==> flow/design.v <==
module seven_seg(en,in,seg);
input [3:0] in;
input en;
output [7:0] seg;
reg [7:0] seg;
always@(en or in)
begin
 if (!en) seg=8'b11111111;
 else case(in)
 4'd0: seg=8'b11000000;
 4'd1: seg=8'b11111001;
 4'd2: seg=8'b10100100;
 4'd3: seg=8'b10110000;
 4'd4: seg=8'b10011001;
 4'd5: seg=8'b10010010;
 4'd6: seg=8'b10000010;
 4'd7: seg=8'b11011000;
 4'd8: seg=8'b10000000;
 4'd9: seg=8'b10010000;
 default: seg=8'b11111111;
 endcase
 end
 endmodule 
module seven_seg_dot (en,in,seg);
input [3:0] in;
input en;
output [7:0] seg;
reg [7:0] seg;
always@(en or in)
begin
 if (!en) seg=8'b11111111;
 else case(in)
 4'd0: seg=8'b01000000;
 4'd1: seg=8'b01111001;
 4'd2: seg=8'b00100100;
 4'd3: seg=8'b00110000;
 4'd4: seg=8'b00011001;
 4'd5: seg=8'b00010010;
 4'd6: seg=8'b00000010;
 4'd7: seg=8'b01011000;
 4'd8: seg=8'b00000000;
 4'd9: seg=8'b00010000;
 default: seg=8'b11111111;
 endcase
 end
 endmodule 
module bcd_8421 (clk, rst, data, unit, ten, hun, thou, ten_thou, hun_thou);
input clk, rst;
input [19:0] data;
output [3:0] unit, ten, hun, thou, ten_thou, hun_thou;
reg [5:0]  cnt_shift;
reg [43:0] data_shift;  
reg        shift_sig;
reg [3:0]  unit, ten, hun, thou, ten_thou, hun_thou;
always@(posedge clk or posedge rst)
if (rst)
cnt_shift <= 5'd0;
else if (cnt_shift == 5'd21 && shift_sig == 1'b0)
cnt_shift <= 5'd0;
else if (shift_sig == 1'b0)
cnt_shift <= cnt_shift +1'b1;
else 
cnt_shift <= cnt_shift;
always@(posedge clk or posedge rst)
if (rst)
data_shift <= 44'b0;
else if (cnt_shift == 5'd0 && shift_sig == 1'b0)
data_shift <= {24'd0, data};
else if ((cnt_shift <= 5'd20) && (shift_sig == 1'b1))
begin
data_shift[23:20] <= (data_shift[23:20] > 4'b0100)?(data_shift[23:20] + 4'b0011):(data_shift[23:20]);
data_shift[27:24] <= (data_shift[27:24] > 4'b0100)?(data_shift[27:24] + 4'b0011):(data_shift[27:24]);
data_shift[31:28] <= (data_shift[31:28] > 4'b0100)?(data_shift[31:28] + 4'b0011):(data_shift[31:28]);
data_shift[35:32] <= (data_shift[35:32] > 4'b0100)?(data_shift[35:32] + 4'b0011):(data_shift[35:32]);
data_shift[39:36] <= (data_shift[39:36] > 4'b0100)?(data_shift[39:36] + 4'b0011):(data_shift[39:36]);
data_shift[43:40] <= (data_shift[43:40] > 4'b0100)?(data_shift[43:40] + 4'b0011):(data_shift[43:40]);
end
else if ((cnt_shift <= 5'd20) && (shift_sig == 1'b0))
data_shift <= data_shift << 1;
else 
data_shift <= data_shift;
always@(posedge clk or posedge rst)
if(rst == 1'b1)
shift_sig <= 1'b1;
else 
shift_sig <= ~shift_sig;
always@(posedge clk or posedge rst)
if(rst)
begin
unit <= 4'd0;
ten  <= 4'd0;
hun  <= 4'd0;
thou <= 4'd0;
ten_thou <= 4'd0;
hun_thou <= 4'd0;
end
else if (cnt_shift == 5'd21)
begin
 unit  <= data_shift[23:20];
 ten   <= data_shift[27:24];
 hun   <= data_shift[31:28];
 thou  <= data_shift[35:32];
 ten_thou <= data_shift[39:36];
 hun_thou <= data_shift[43:40];
 end
 endmodule
module adc_3008(clk, rst, cs, mosi, sck, miso, start, seg0, seg1, seg2, seg3, seg4, seg5); 
input clk, rst;
input miso;
input start;
output reg cs;
output reg mosi, sck;
output [7:0] seg0, seg1, seg2, seg3, seg4, seg5;
reg [2:0] state;     
reg [7:0] cnt_clk;   
reg [4:0] cnt_sck;   
reg [3:0] cnt_bit;   
reg [2:0] cnt_byte; 
reg rd_sig;          
reg [10:0] data_reg; 
reg [9:0] data_out;  
reg send_data_sig;   
reg [31:0] cnt;      
reg start_sig;       
wire [3:0] unit;
wire [3:0] ten; 
wire [3:0] hun; 
wire [3:0] thou; 
wire [3:0] ten_thou;
wire [3:0] hun_thou;
wire [19:0] data_bcd;
wire [19:0] data_bcd_vol;
assign data_bcd = {10'b0, data_out};
assign data_bcd_vol = (data_bcd*20'd479)/20'd1023;
parameter [2:0] INTIAL = 3'd0,
                WAIT_START = 3'd1,
                WRITE = 3'd2,
		READ = 3'd3,
		WAIT_END = 3'd4,
		END = 3'd5;
parameter WR_IN = 11'b000001_10010;
parameter cnt_clk_max = 8'd219;
parameter cnt_max = 32'd1_999;
always@(posedge clk or posedge rst)
if (rst)
cnt <= 32'd0;
else if (cnt == cnt_max)
cnt <= 32'd0;
else if (start == 1'b1)
cnt <= cnt + 1'b1;
always@(posedge clk or posedge rst)
if (rst)
start_sig <= 1'b0;
else if (start == 1'b1 && cnt == cnt_max)  
start_sig <= 1'b1;
else 
start_sig <= 1'b0;
always@(posedge clk or posedge rst)
if (rst)
state <= INTIAL;
else 
case(state)
INTIAL: if (start_sig == 1'b1)
        state <= WAIT_START;
		  else 
		  state <= INTIAL;
WAIT_START: if (cnt_byte == 3'd0 && cnt_clk == cnt_clk_max)
            state <= WRITE;
            else 
            state <= WAIT_START;			
WRITE: if (cnt_byte == 3'd1 && cnt_clk == cnt_clk_max)
       state <= READ;
	   else 
	   state <= WRITE;
READ: if (cnt_byte == 3'd2 && cnt_clk == cnt_clk_max)
      state <= WAIT_END;
      else 
      state <= READ;	  
WAIT_END: if (cnt_byte == 3'd3 && cnt_clk == cnt_clk_max)
          state <= END;
		    else 
		    state <= WAIT_END;
END: if (cnt_byte == 3'd4 && cnt_clk == cnt_clk_max)
     state <= INTIAL;
     else 
     state <= END;
default: state <= INTIAL;
endcase
always@(posedge clk or posedge rst)
if (rst)
cnt_clk <= 8'd0;
else if (state == INTIAL)
cnt_clk <= 8'd0;
else if (cnt_clk == cnt_clk_max) 
cnt_clk <= 8'd0;
else if (state != INTIAL)
cnt_clk <= cnt_clk + 1'b1;
always@(posedge clk or posedge rst)
if (rst)
cnt_byte <= 3'd0;
else if (cnt_byte == 3'd4 && cnt_clk == cnt_clk_max)
cnt_byte <= 3'd0;
else if (cnt_clk == cnt_clk_max)
cnt_byte <= cnt_byte + 1'b1;
always@(posedge clk or posedge rst)
if (rst)
cnt_sck <= 5'd0;
else if (state == WRITE && cnt_byte == 3'd1 && cnt_sck == 5'd19)
cnt_sck <= 5'd0;
else if (state ==READ && cnt_byte == 3'd2 && cnt_sck == 5'd19)
cnt_sck <= 5'd0;
else if (state == WRITE && cnt_byte == 3'd1)
cnt_sck <= cnt_sck + 1'b1;
else if (state ==READ && cnt_byte == 3'd2)
cnt_sck <= cnt_sck + 1'b1;
else 
cnt_sck <= 1'b0;
always@(posedge clk or posedge rst)
if (rst)
sck <= 1'b0;
else if (cnt_sck == 5'd0 && cnt_byte == 3'd3)
sck <= 1'b0;
else if (cnt_sck == 5'd0 && cnt_byte == 3'd1 && cnt_bit >= 4'd5)
sck <= 1'b0;
else if (cnt_sck == 5'd10 && cnt_byte == 3'd1 && cnt_bit >= 4'd5)
sck <= 1'b1;
else if (cnt_sck == 5'd0 && cnt_byte == 3'd2)
sck <= 1'b0;
else if (cnt_sck == 5'd10 && cnt_byte == 3'd2)
sck <= 1'b1;
else 
sck <= sck;
always@(posedge clk or posedge rst)
if (rst)
cnt_bit <= 4'd0;
else if (cnt_bit == 4'd10 && cnt_sck == 5'd10)
cnt_bit <= 4'd0;
else if (cnt_sck == 5'd10)
cnt_bit <= cnt_bit + 1'b1;
always@(posedge clk or posedge rst)
if (rst)
cs <= 1'b1;
else if (start_sig == 1'b1)
cs <= 1'b0;
else if (cnt_byte == 3'd3 && cnt_clk == cnt_clk_max && state == WAIT_END)
cs <= 1'b1;
always@(posedge clk or posedge rst)
if (rst)
mosi <= 1'b0;
else if (state == WRITE && cnt_byte == 4'd1 && cnt_sck == 5'd0)
mosi <= WR_IN[10-cnt_bit];
else if (state != WRITE)
mosi <= 1'b0;
always@(posedge clk or posedge rst)
if (rst)
rd_sig <= 1'b0;
else if (state == READ && cnt_byte == 4'd2 && cnt_sck == 5'd9)
rd_sig <= 1'b1;
else 
rd_sig <= 1'b0;
always@(posedge clk or posedge rst)
if (rst)
data_reg <= 11'd0;
else if (rd_sig == 1'b1)
data_reg <= {data_reg[9:0], miso};
always@(posedge clk or posedge rst)
if (rst)
send_data_sig <= 1'b0;
else if (cnt_byte == 4'd2 && cnt_clk == cnt_clk_max)
send_data_sig <= 1'b1;
else 
send_data_sig <= 1'b0;
always@(posedge clk or posedge rst)
if (rst)
data_out <= 10'd0;
else if (send_data_sig == 1'b1)
data_out <= data_reg[9:0];
else 
data_out <= data_out;
bcd_8421 bcd_8421_inst(
.clk(clk), 
.rst(rst), 
.data(data_bcd_vol), 
.unit(unit), 
.ten(ten), 
.hun(hun), 
.thou(thou), 
.ten_thou(ten_thou), 
.hun_thou(hun_thou)
);
seven_seg s0(
.en(1'b1),
.in(unit), 
.seg(seg0));
seven_seg s1(
.en(1'b1),
.in(ten), 
.seg(seg1));
seven_seg_dot s2(
.en(1'b1),
.in(hun), 
.seg(seg2));
seven_seg s3(
.en(1'b1),
.in(thou), 
.seg(seg3));
seven_seg s4(
.en(1'b1),
.in(ten_thou), 
.seg(seg4));
seven_seg s5(
.en(1'b1),
.in(hun_thou), 
.seg(seg5));
endmodule
* Step by step through the tools: adc_3008
The steps from the RTL of adc_3008 to its reports follow in flow order.
Line numbers count from 1 in the design file above.
Cell names lack the library's common part.
Not given: -
- Top :: adc_3008
- Clock port :: clk
- Standard-cell library :: sky130hd
- Corner :: tt_025C_1v80

* Word-level counts
Source: Yosys, flattened and elaborated, memories not mapped. Widths are those after wreduce. Registers that Yosys merges into a memory's read port (data or address) are not register bits. Print and check cells do not count. Equal cells are merged and count once.
Yosys's memory passes give these memory sizes; they may raise the number of words (mostly to a power of two), join words into wider ones and drop unused or constant bits.
- Input bits :: 4
- Bits in read-only memories :: 688
- Memory bits (writable) :: 0
- Clocked read ports x word width :: 0
- Memories kept :: 6
- Latch bits :: 0
- Bits in registers :: 156
- Word-level cells :: 192
** Memory list
- (no name shown) :: words 16, width 8, rd ports 1, write ports 0, RTL line 32 : else case(in)
- (no name shown) :: words 16, width 7, rd ports 1, write ports 0, RTL line 9 : else case(in)
- (no name shown) :: words 16, width 7, rd ports 1, write ports 0, RTL line 9
- (no name shown) :: words 16, width 7, rd ports 1, write ports 0, RTL line 9
- (no name shown) :: words 16, width 7, rd ports 1, write ports 0, RTL line 9
- (no name shown) :: words 16, width 7, rd ports 1, write ports 0, RTL line 9
- Add/subtract/negate cells :: 13
- Div/mod/pow operators :: 1
- Multiply operators :: 1
- Order comparisons :: 8
- Reductions and logical operators :: 46
- Mux-type cells :: 61
- Shifts and indexed selects :: 1
- Equality and inequality tests :: 25
- Bitwise logic cells :: 1
** Operator list (number)
- 20-bit by 10-bit divider with 20-bit output with constant B :: 1
- 10-bit by 9-bit multiplier with 19-bit output with constant B :: 1
- 4-bit 2-to-1 mux :: 26
- 32-bit 2-to-1 mux :: 2
- 20-bit 2-to-1 mux :: 3
- 32-bit by 1-bit adder with 32-bit output with constant B :: 1
- 32-bit by 11-bit == test with 1-bit output with constant B :: 1
- 1-bit logical AND :: 25
- 4-bit by 2-bit adder with 4-bit output with constant B :: 6
- 4-bit by 3-bit > comparator with 1-bit output with constant B :: 6
- 8-bit 2-to-1 mux :: 3
- 3-bit by 2-bit inequality test with 1-bit output with constant B :: 7
- 5-bit 2-to-1 mux :: 4
- 3-bit parallel mux with 6-bit select :: 1
- 1-bit 2-to-1 mux :: 15
- 2-bit AND reduction :: 7
- 2-bit nonzero test :: 6
- 3-bit by 2-bit == test with 1-bit output with constant B :: 4
- 6-bit 2-to-1 mux :: 2
- 3-bit 2-to-1 mux :: 4
- 11-bit by 5-bit variable part select with 1-bit output with constant A :: 1
- 5-bit by 4-bit == test with 1-bit output with constant B :: 2
- 3-bit == test with constant B :: 3
- 3-bit nonzero test :: 3
- 8-bit by 1-bit adder with 8-bit output with constant B :: 1
- 8-bit == test with constant B :: 1
- 3-bit by 1-bit == test with 1-bit output with constant B :: 2
- 3-bit logical NOT :: 2
Not listed: further kinds 17, cells in them 17.

* Longest topological paths
Depth = most cells in a row (Yosys ltp): at word level without a register or memory, in the mapped netlist without a sequential cell, where the memories' decode and read muxes count.
- Word-level depth :: 7
- ABC_AREA :: 0
- Depth in mapped cells :: 48

* Netlist
Source: synth_stat.txt of the flow (Yosys; design flattened, memories mapped). It holds for the ABC_AREA given above (unset counts as 0); a run with the other value may have another netlist.
Totals and module areas in this step are rounded.
- Area of sequential cells :: 3910 sq um
- Synthesis area :: 13800 sq um
- Flip-flop cells :: 156
- Buffers :: 74
- Cell count :: 1615
** Cells by type
- dfrtp_1 :: number 154, total area 3.85E+03 sq um
- ha_1 :: number 103, total area 1.29E+03 sq um
- fa_1 :: number 39, total area 780.749 sq um
- o21ai_0 :: number 112, total area 560.538 sq um
- a21oi_1 :: number 109, total area 545.523 sq um
- nand2_1 :: number 142, total area 533.011 sq um
- nor2_1 :: number 138, total area 517.997 sq um
- inv_1 :: number 131, total area 491.722 sq um
- xnor2_1 :: number 39, total area 341.578 sq um
- mux2_2 :: number 27, total area 304.042 sq um
- nand3_1 :: number 56, total area 280.269 sq um
- xor2_1 :: number 32, total area 280.269 sq um
- nor3_1 :: number 39, total area 195.187 sq um
- nand4_1 :: number 31, total area 193.936 sq um
- clkbuf_1 :: number 50, total area 187.68 sq um
- o31ai_1 :: number 23, total area 172.666 sq um
- and2_1 :: number 26, total area 162.656 sq um
- mux2i_1 :: number 16, total area 160.154 sq um
Other cell types: 88; their cells: 348.
The figures by module come from a second, unflattened synthesis with its own total; it is not the netlist above.
- Cell total of the unflattened synthesis :: 1678
- Area total of the unflattened synthesis :: 14400 sq um
Each row is one instance without its submodules.
** Modules
- adc_3008 :: sequential area 2030 sq um, area 9170 sq um, instances 1, cells 1088
- bcd_8421 :: sequential area 1880 sq um, area 3890 sq um, instances 1, cells 384
- seven_seg :: sequential area 0.0 sq um, area 226 sq um, instances 5, cells 34
- seven_seg_dot :: sequential area 0.0 sq um, area 231 sq um, instances 1, cells 36

* Worst setup path after synthesis
Path of least setup slack by OpenSTA after synthesis, without wires, with an ideal clock, recovery checks aside; 20% of the period is set as input and as output delay. Where synthesis merged equal registers, the netlist keeps one of their names.
- Path kind :: register to register
- From :: reg data_out[2]
- To :: reg bcd_8421_inst.data_shift[0]
- Stages on the path :: 45
- Setup time :: 86 ps
- Path buffers :: 4
- Arrival time :: 10721 ps
- Required time :: 19914 ps
- Delay of the path :: 10807 ps
- Path slack :: 9192 ps
- Clock period :: 20000 ps
- Period reached after synthesis :: 10808 ps
"delay of the path" = arrival - input delay + setup time.
"stages on the path": output pins that drive a net of the path, with the launching flip-flop's if there is one; two outputs of one cell count as two.
"period reached after synthesis" = period - worst setup slack (recovery checks aside). The figure is calculated, with input and output delays left at 20% of the set period.
Between the ends stands the longest chain of elaborated cells between them, by number of cells; it is not shown to be the way that was timed. Of several equally long chains one is given.
A line is the first line of the expression or statement that the cell stems from. Yosys adds cells for indexed reads and writes and turns some case tables into memories.
At most two assigning lines are given for a register; there are more.
- Cell sequence :: dfrtp_1 -> inv_1 -> fa_1 -> inv_1 -> fa_1 -> fa_1 -> inv_1 -> fa_1 -> inv_1 -> ha_1 -> buf_2 -> a21oi_2 -> o21ai_1 -> and3_1 -> or3b_1 -> and3_1 -> buf_4 -> a2111o_1 -> [9 not listed] -> nand4_2 -> buf_6 -> o32ai_2 -> a21o_1 -> or3_4 -> nor2_1 -> nor2_1 -> xnor2_1 -> ha_1 -> inv_1 -> or3_1 -> o31a_1 -> a211o_1 -> or2_1 -> a311oi_1 -> nand2_1 -> a221o_1 -> o221ai_2
- Length of the longest elaborated chain :: 3
- Elaborated cells on any way between the ends :: 3
- Source lines of those cells :: 2
- Classes of those cells :: mul: 1; div: 1; mux: 1
** Ends and longest elaborated chain, post-synthesis
- from (decl) :: RTL line 121 : reg [9:0] data_out;
- from (assign) :: RTL line 277 : data_out <= data_reg[9:0];
- from (assign) :: RTL line 279 : data_out <= data_out;
- 10-bit by 9-bit multiplier with 19-bit output :: RTL line 134 : assign data_bcd_vol = (data_bcd*20'd479)/20'd1023;
- 20-bit by 10-bit divider with 20-bit output :: RTL line 134
- 20-bit 2-to-1 mux :: RTL line 67 : else if (cnt_shift == 5'd0 && shift_sig == 1'b0)
- to (assign) :: RTL line 68 : data_shift <= {24'd0, data};
- to (assign) :: RTL line 79 : data_shift <= data_shift << 1;
- to (decl) :: RTL line 52 : reg [43:0] data_shift;

* Worst path after layout
From the final timing report of run 1: the path of least setup slack in the routed layout; clock arrival at registers is part of the times.
The path's times are printed in steps of 10 ps; the period is the one set.
- Path kind :: register to register
- From :: reg data_out[0]
- To :: reg bcd_8421_inst.data_shift[0]
- Required time :: 20350 ps
- Clock period :: 20000 ps
- Stages on the path :: 44
- Path slack :: 7330 ps
- Setup time :: 80 ps
- Arrival time :: 13010 ps
- Path buffers :: 2
Between the ends stands the longest chain of elaborated cells between them, by number of cells; it is not shown to be the way that was timed. Of several equally long chains one is given.
At most two assigning lines are given for a register; there are more.
- Cell sequence :: dfrtp_1 -> fa_1 -> inv_1 -> fa_1 -> inv_1 -> fa_1 -> inv_1 -> fa_1 -> inv_1 -> ha_1 -> buf_2 -> o211ai_2 -> o21ai_4 -> a211oi_1 -> nor3_1 -> o21ai_0 -> nand3_1 -> a221o_1 -> [8 not listed] -> nand4_2 -> buf_6 -> o32ai_2 -> a21o_1 -> or3_4 -> nor2_1 -> nor2_1 -> xnor2_1 -> ha_1 -> inv_1 -> or3_1 -> o31a_1 -> a211o_1 -> or2_1 -> a311oi_1 -> nand2_1 -> a221o_1 -> o221ai_2
- Length of the longest elaborated chain :: 3
- Elaborated cells on any way between the ends :: 3
- Source lines of those cells :: 2
- Classes of those cells :: mul: 1; div: 1; mux: 1
** Ends and longest elaborated chain, post-layout
- from (decl) :: RTL line 121 : reg [9:0] data_out;
- from (assign) :: RTL line 277 : data_out <= data_reg[9:0];
- from (assign) :: RTL line 279 : data_out <= data_out;
- 10-bit by 9-bit multiplier with 19-bit output :: RTL line 134 : assign data_bcd_vol = (data_bcd*20'd479)/20'd1023;
- 20-bit by 10-bit divider with 20-bit output :: RTL line 134
- 20-bit 2-to-1 mux :: RTL line 67 : else if (cnt_shift == 5'd0 && shift_sig == 1'b0)
- to (assign) :: RTL line 68 : data_shift <= {24'd0, data};
- to (assign) :: RTL line 79 : data_shift <= data_shift << 1;
- to (decl) :: RTL line 52 : reg [43:0] data_shift;

# Flow runs of adc_3008

Below are 2 stored runs of the flow (Yosys, OpenROAD; platform sky130hd) on adc_3008, each with its settings and what was measured, unordered. Constraints: input delay and output delay 20% of the set period each, output load 0.01 pF.
"period achieved": clock period set for the run, less the worst setup slack. It is reckoned from that one timing run; input and output delays stay at 20% of the period that was set.
"critical path time" = time allowed to the worst setup path (clock period - input delay - output delay, where it has them) - its slack; a late launch clock adds to it, a late capture clock takes from it.
"total power after layout" is the tool's figure for a default switching activity; nothing was simulated.
"critical path time" is given in steps of 10 ps.
Results are given in rounded form.

* Run 1
** Files
==> flow/run.sh <==
#!/bin/bash
# the make line also repeats the synthesis and layout settings of config.mk as NAME=value (left out here)
make -C /OpenROAD-flow-scripts/flow DESIGN_CONFIG=/design/flow/config.mk WORK_HOME=/design/flow/orfs CLKGATE_MAP_FILE= finish
==> flow/config.mk <==
export PLATFORM = sky130hd
export DESIGN_NAME = adc_3008
export DESIGN_NICKNAME = adc_3008
export VERILOG_FILES = /design/flow/design.v
export SDC_FILE = /design/flow/constraint.sdc
export NUM_CORES = 4
export LEC_CHECK = 0
export CAP_MARGIN = 20
export CORE_ASPECT_RATIO = 0.59
export CORE_MARGIN = 2
export CORE_UTILIZATION = 40
export GPL_TIMING_DRIVEN = 0
export HOLD_SLACK_MARGIN = 0.18
export SLEW_MARGIN = 20
==> flow/constraint.sdc <==
create_clock -name core_clock -period 20.0 [get_ports {clk}]
set_input_delay 4.0000 -clock core_clock [delete_from_list [all_inputs] [get_ports {clk}]]
set_output_delay 4.0000 -clock core_clock [all_outputs]
set_load 0.01 [all_outputs]
** Results
- Yosys chip area after synthesis :: 13800 sq um
- Die area :: 36000 sq um
- Standard-cell area after layout :: 15500 sq um
- Final design utilization :: 45.4%
- Setup slack of the worst path :: 7330 ps
- Post-route setup TNS :: 0 ps
- Post-route worst hold slack :: 429 ps
- Total power after layout :: 667 µW
- Period achieved :: 12667 ps
- Critical path time :: 12670 ps
- Worst setup path kind :: register to register

* Run 2
** Files
==> flow/run.sh <==
#!/bin/bash
# the make line also repeats the synthesis and layout settings of config.mk as NAME=value (left out here)
make -C /OpenROAD-flow-scripts/flow DESIGN_CONFIG=/design/flow/config.mk WORK_HOME=/design/flow/orfs CLKGATE_MAP_FILE= finish
==> flow/config.mk <==
export PLATFORM = sky130hd
export DESIGN_NAME = adc_3008
export DESIGN_NICKNAME = adc_3008
export VERILOG_FILES = /design/flow/design.v
export SDC_FILE = /design/flow/constraint.sdc
export NUM_CORES = 4
export LEC_CHECK = 0
export CAP_MARGIN = 5
export CELL_PAD_IN_SITES_DETAIL_PLACEMENT = 0
export CELL_PAD_IN_SITES_GLOBAL_PLACEMENT = 2
export CORE_ASPECT_RATIO = 0.55
export CORE_MARGIN = 2
export CORE_UTILIZATION = 60
export CTS_CLUSTER_DIAMETER = 341
export CTS_CLUSTER_SIZE = 97
export GPL_ROUTABILITY_DRIVEN = 0
export GPL_TIMING_DRIVEN = 1
export HOLD_SLACK_MARGIN = 0.18
export SLEW_MARGIN = 20
export TNS_END_PERCENT = 15
==> flow/constraint.sdc <==
create_clock -name core_clock -period 20.0 [get_ports {clk}]
set_input_delay 4.0000 -clock core_clock [delete_from_list [all_inputs] [get_ports {clk}]]
set_output_delay 4.0000 -clock core_clock [all_outputs]
set_load 0.01 [all_outputs]
** Results
Unfinished; error GPL-0301 in placement.
